==> flow/design.v <==
module fp1(sig1, sig2, exp1, exp2, sign1, sign2, signew, expnew, signnew);
input wire [10:0] sig1, sig2; 
input wire [3:0] exp1, exp2;
input wire sign1, sign2;
output wire [21:0] signew;
output wire [4:0] expnew;
output wire signnew;
assign expnew = exp1 + exp2 - 3'b111;
assign signew = sig1 * sig2;
assign signnew = sign1 ^ sign2;
endmodule
module fp2(sig, exp, sign, fp_result, under, over);
input wire [21:0] sig;
input wire [4:0] exp;
input wire sign;
output wire [15:0] fp_result;
output wire under, over;
reg [21:0] tempsig;
reg [4:0] tempexp;
reg underflow;
reg overflow;
always @(*)
begin
	if(sig[20]==1'b0)
		begin
			tempsig = sig >> 1;
			tempexp = exp + 1'b1;
		end
	else 
		begin
			tempsig = sig;
			tempexp = exp;
		end
	if (tempexp > 5'd24) underflow = 1'b1;
	else underflow = 1'b0;
	if (tempexp[4]==1) overflow = 1'b1;
	else overflow =1'b0;
end
assign fp_result = {sign, tempexp[3:0], tempsig[19:9] };
assign under = underflow;
assign over = overflow;
endmodule
module fp_mul(clk, op1, op2, result, under, over);
input wire clk;
input wire [15:0] op1, op2;
output reg [15:0] result;
output reg under, over;
reg [15:0] op1reg, op2reg;
wire [21:0] signew;
wire [4:0] expnew;
wire signnew;
wire [15:0] fp_result;
wire fp_under, fp_over;
always @(posedge clk)
begin
	op1reg <= op1;
	op2reg <= op2;
	result <= fp_result;
	under <= fp_under;
	over <= fp_over;
end
fp1 stage1(.sig1(op1reg[10:0]), .sig2(op2reg[10:0]), .exp1(op1reg[14:11]), .exp2(op2reg[14:11]),
	.sign1(op1reg[15]), .sign2(op2reg[15]), .signew(signew), .expnew(expnew), .signnew(signnew));
fp2 stage2(.sig(signew), .exp(expnew), .sign(signnew), .fp_result(fp_result), .under(fp_under), .over(fp_over));
endmodule
==> Reports on fp_mul <==
Tool output for the design above, in the order of the flow.
Line numbers count from 1 in the design file above.
Operators: Yosys type, input widths -> output width; for muxes data width and select width s.
Cell names lack the library's common part.
{ "setup": {"top_module": "fp_mul", "clock_port": "clk", "lib": "sky130hd", "lib_corner": "tt_025C_1v80"} }

==> After elaboration <==
Source: Yosys, flattened and elaborated, memories not mapped. Widths are those after wreduce. Registers that Yosys merges into a memory's read port (data or address) are not register bits. Print and check cells do not count. Equal cells are merged and count once.
{ "word_totals": {"reg_bits": 50, "word_cells": 16} }
{ "op_classes": {"n_addsub": 3, "mul": 1, "cmp": 1, "muxes": 4, "logic": 1} }
{ "op_table": {"columns": ["cell", "n"], "rows": [
  ["$mul 11x11->21", 1],
  ["$mux 19", 1],
  ["$add 4x4->5", 1],
  ["$add 5x1->5 const B", 1],
  ["$sub 5x3->5 const B", 1],
  ["$gt 5x5->1 const B", 1],
  ["$mux 5", 1],
  ["$mux 1", 2],
  ["$xor 1x1->1", 1]
]} }

==> Logic depth <==
Yosys ltp: most cells in a row. Word level: on the elaborated netlist, between registers, memories and ports. Mapped: between sequential cells and ports; inverters and the memories' decode and read muxes count.
{ "logic_depth": {"word_depth": 6, "ABC_AREA": 0, "depth_mapped": 21, "depth_no_buf": 19} }

==> Netlist <==
Source: synth_stat.txt of the flow (Yosys; design flattened, memories mapped). It holds for the ABC_AREA given above (unset counts as 0); a run with the other value may have another netlist.
{ "mapped": {"stdcells": 566, "yosys_area_um2": 5371.4, "sequential_area_um2": 1001.0, "ffs": 50, "buf_cells": 24} }
{ "by_type": {"columns": ["cell_type", "n", "area_total_um2"], "rows": [
  ["fa_1", 79, 1.58E+03],
  ["dfxtp_1", 50, 1000.96],
  ["ha_1", 62, 775.744],
  ["inv_1", 109, 409.142],
  ["and2_1", 65, 406.64],
  ["nand2_1", 61, 228.97],
  ["xnor2_1", 10, 87.584],
  ["clkbuf_1", 20, 75.072],
  ["xor2_1", 7, 61.309],
  ["a21oi_1", 11, 55.053],
  ["nor3_1", 8, 40.038],
  ["a21o_1", 5, 37.536],
  ["o21a_1", 5, 37.536],
  ["nand3_1", 7, 35.034],
  ["o21ai_0", 7, 35.034],
  ["a221oi_2", 2, 30.029],
  ["mux2i_1", 3, 30.029],
  ["a31o_2", 3, 26.275]
]} }
Other cell types: 35; their cells: 52.
By module: a second synthesis without flattening, with its own total; a netlist apart from the flattened one above.
{ "unflattened": {"hier_cells": 593, "hier_area_um2": 5511.5} }
Each row is one instance without its submodules.
{ "modules": {"columns": ["module", "n_inst", "n_cells", "area_um2"], "rows": [
  ["fp1", 1, 519, 4269.1],
  ["fp_mul", 1, 50, 1001.0],
  ["fp2", 1, 24, 241.5]
]} }

==> Path before layout <==
Source: OpenSTA report_checks on the synthesized netlist (no wires, ideal clock, input and output delay 20% of the period each), path of least setup slack; recovery checks are left aside. Register names are those of the netlist, which keeps one name where synthesis merged equal registers.
{ "synth_timing": {"kind": "reg-to-reg", "from": "register op2reg[10]", "to": "register result[4]", "clock_period_ns": 5.3, "arrival_time_ns": 5.235, "setup_slack_ns": -0.014, "path_delay_ns": 5.314, "stages": 20, "n_path_buf": 2, "synth_period_reached_ns": 5.314} }
"path_delay_ns" = arrival - input delay + setup time.
"stages" counts driving pins, that of a launching flip-flop among them; a cell with two outputs on the path counts twice.
"synth_period_reached_ns" = period - worst setup slack (recovery checks aside). The figure is calculated, with input and output delays left at 20% of the set period.
The rows between start and end are the longest chain of elaborated cells between them; the timing report does not say that the signal goes this way. Where chains are equally long, one stands for them.
A line is the first line of the expression or statement that the cell stems from. Yosys adds cells for indexed reads and writes and turns some case tables into memories.
{ "synth_via": {"cell_sequence": "dfxtp_1 clkbuf_1 nand2_1 fa_1 fa_1 inv_1 fa_1 fa_1 inv_1 fa_1 inv_1 ha_1 and3_1 and3_1 o211ai_1 a21boi_1 o31ai_1 clkbuf_1 a21boi_0 a211oi_2", "elab_chain_len": 2, "cone_cells": 2, "lines_between": 2, "cone_classes": "1 x mul; 1 x mux"} }
{ "synth_lines": {"columns": ["item", "line", "rtl"], "rows": [
  ["start: declaration", 48, "reg [15:0] op1reg, op2reg;"],
  ["start: assignment", 57, "op2reg <= op2;"],
  ["$mul 11x11->21", 9, "assign signew = sig1 * sig2;"],
  ["$mux 19", 24, "if(sig[20]==1'b0)"],
  ["end: assignment", 58, "result <= fp_result;"],
  ["end: declaration", 46, "output reg [15:0] result;"]
]} }

==> Path in the finished layout <==
Path of least setup slack in the final report of entry B (OpenROAD, finished layout, wires in). Where an end is a register, its clock arrival counts in the times.
{ "layout_timing": {"kind": "reg-to-reg", "from": "register op2reg[2]", "to": "register result[3]", "clock_period_ns": 6.59, "arrival_time_ns": 6.37, "setup_slack_ns": 0.48, "stages": 18, "n_path_buf": 0} }
The rows between start and end are the longest chain of elaborated cells between them; the timing report does not say that the signal goes this way. Where chains are equally long, one stands for them.
{ "layout_via": {"cell_sequence": "dfxtp_1 nand2_1 fa_1 inv_1 fa_1 fa_1 fa_1 inv_1 fa_1 inv_1 ha_1 a21oi_1 o21ai_1 a31o_2 o21ai_1 nand4_1 a32o_1 a221oi_1", "elab_chain_len": 2, "cone_cells": 2, "lines_between": 2, "cone_classes": "1 x mul; 1 x mux"} }
{ "layout_lines": {"columns": ["item", "line", "rtl"], "rows": [
  ["start: declaration", 48, "reg [15:0] op1reg, op2reg;"],
  ["start: assignment", 57, "op2reg <= op2;"],
  ["$mul 11x11->21", 9, "assign signew = sig1 * sig2;"],
  ["$mux 19", 24, "if(sig[20]==1'b0)"],
  ["end: assignment", 58, "result <= fp_result;"],
  ["end: declaration", 46, "output reg [15:0] result;"]
]} }

Design fp_mul on sky130hd. What follows are 5 stored runs of the flow, each under its own settings; their order means nothing. The constraints put input and output delay at 20% of the set period each and load the outputs with 0.01 pF.
"clock_period_reached_ns": clock period set for the run, less the worst setup slack. It is reckoned from that one timing run; input and output delays stay at 20% of the period that was set.
[
  {
    "run": "entry A",
    "settings": { "CELL_PAD_IN_SITES_DETAIL_PLACEMENT": 0, "CELL_PAD_IN_SITES_GLOBAL_PLACEMENT": 2, "CORE_ASPECT_RATIO": 0.89, "CORE_MARGIN": 6, "CORE_UTILIZATION": 59, "GPL_TIMING_DRIVEN": 0, "MAX_ROUTING_LAYER": "met5", "MIN_ROUTING_LAYER": "met2", "PLACE_DENSITY": 0.55, "SETUP_SLACK_MARGIN": 0.26, "SLEW_MARGIN": 0, "TNS_END_PERCENT": 95, "period_ns": 7.58, "CAP_MARGIN": 20 },
    "outcome": "not finished: placement ended with error GPL-0301"
  },
  {
    "run": "entry B",
    "settings": { "CAP_MARGIN": 20, "CELL_PAD_IN_SITES_GLOBAL_PLACEMENT": 0, "CORE_UTILIZATION": 53, "GPL_TIMING_DRIVEN": 1, "MIN_ROUTING_LAYER": "met2", "PLACE_DENSITY": 0.38, "TNS_END_PERCENT": 20, "period_ns": 6.59, "CORE_MARGIN": 2, "SLEW_MARGIN": 20 },
    "results": { "worstSetupSlack_ns": 0.481, "die_footprint_um2": 10955.8, "clock_period_reached_ns": 6.109, "final_util_pct": 61.9, "yosys.chip_area_um2": 5371.4 }
  },
  {
    "run": "entry C",
    "settings": { "CORE_UTILIZATION": 25, "period_ns": 5.15, "CAP_MARGIN": 20, "CORE_MARGIN": 2, "SLEW_MARGIN": 20 },
    "results": { "worstSetupSlack_ns": 0.189, "die_footprint_um2": 22674.3, "clock_period_reached_ns": 4.961, "final_util_pct": 34.3, "yosys.chip_area_um2": 5371.4 }
  },
  {
    "run": "entry D",
    "settings": { "CORE_ASPECT_RATIO": 1.53, "CORE_MARGIN": 3, "CORE_UTILIZATION": 58, "CTS_CLUSTER_DIAMETER": 64, "CTS_CLUSTER_SIZE": 23, "GPL_ROUTABILITY_DRIVEN": 0, "GPL_TIMING_DRIVEN": 0, "HOLD_SLACK_MARGIN": 0.23, "MAX_ROUTING_LAYER": "met4", "PLACE_DENSITY_LB_ADDON": 0.3, "SETUP_SLACK_MARGIN": 0.44, "SLEW_MARGIN": 20, "TNS_END_PERCENT": 95, "period_ns": 3.25, "CAP_MARGIN": 20 },
    "results": { "worstSetupSlack_ns": -2.338, "die_footprint_um2": 10477.9, "clock_period_reached_ns": 5.588, "final_util_pct": 85.3, "yosys.chip_area_um2": 5371.4 }
  },
  {
    "run": "entry E",
    "settings": { "CELL_PAD_IN_SITES_DETAIL_PLACEMENT": 2, "CORE_ASPECT_RATIO": 0.64, "CORE_MARGIN": 9, "PLACE_DENSITY": 0.55, "SETUP_SLACK_MARGIN": 0.26, "TNS_END_PERCENT": 95, "period_ns": 5.3, "CAP_MARGIN": 20, "CORE_UTILIZATION": 40, "SLEW_MARGIN": 20 },
    "results": { "worstSetupSlack_ns": -0.461, "die_footprint_um2": 18028.3, "clock_period_reached_ns": 5.761, "final_util_pct": 56.7, "yosys.chip_area_um2": 5371.4 }
  }
]
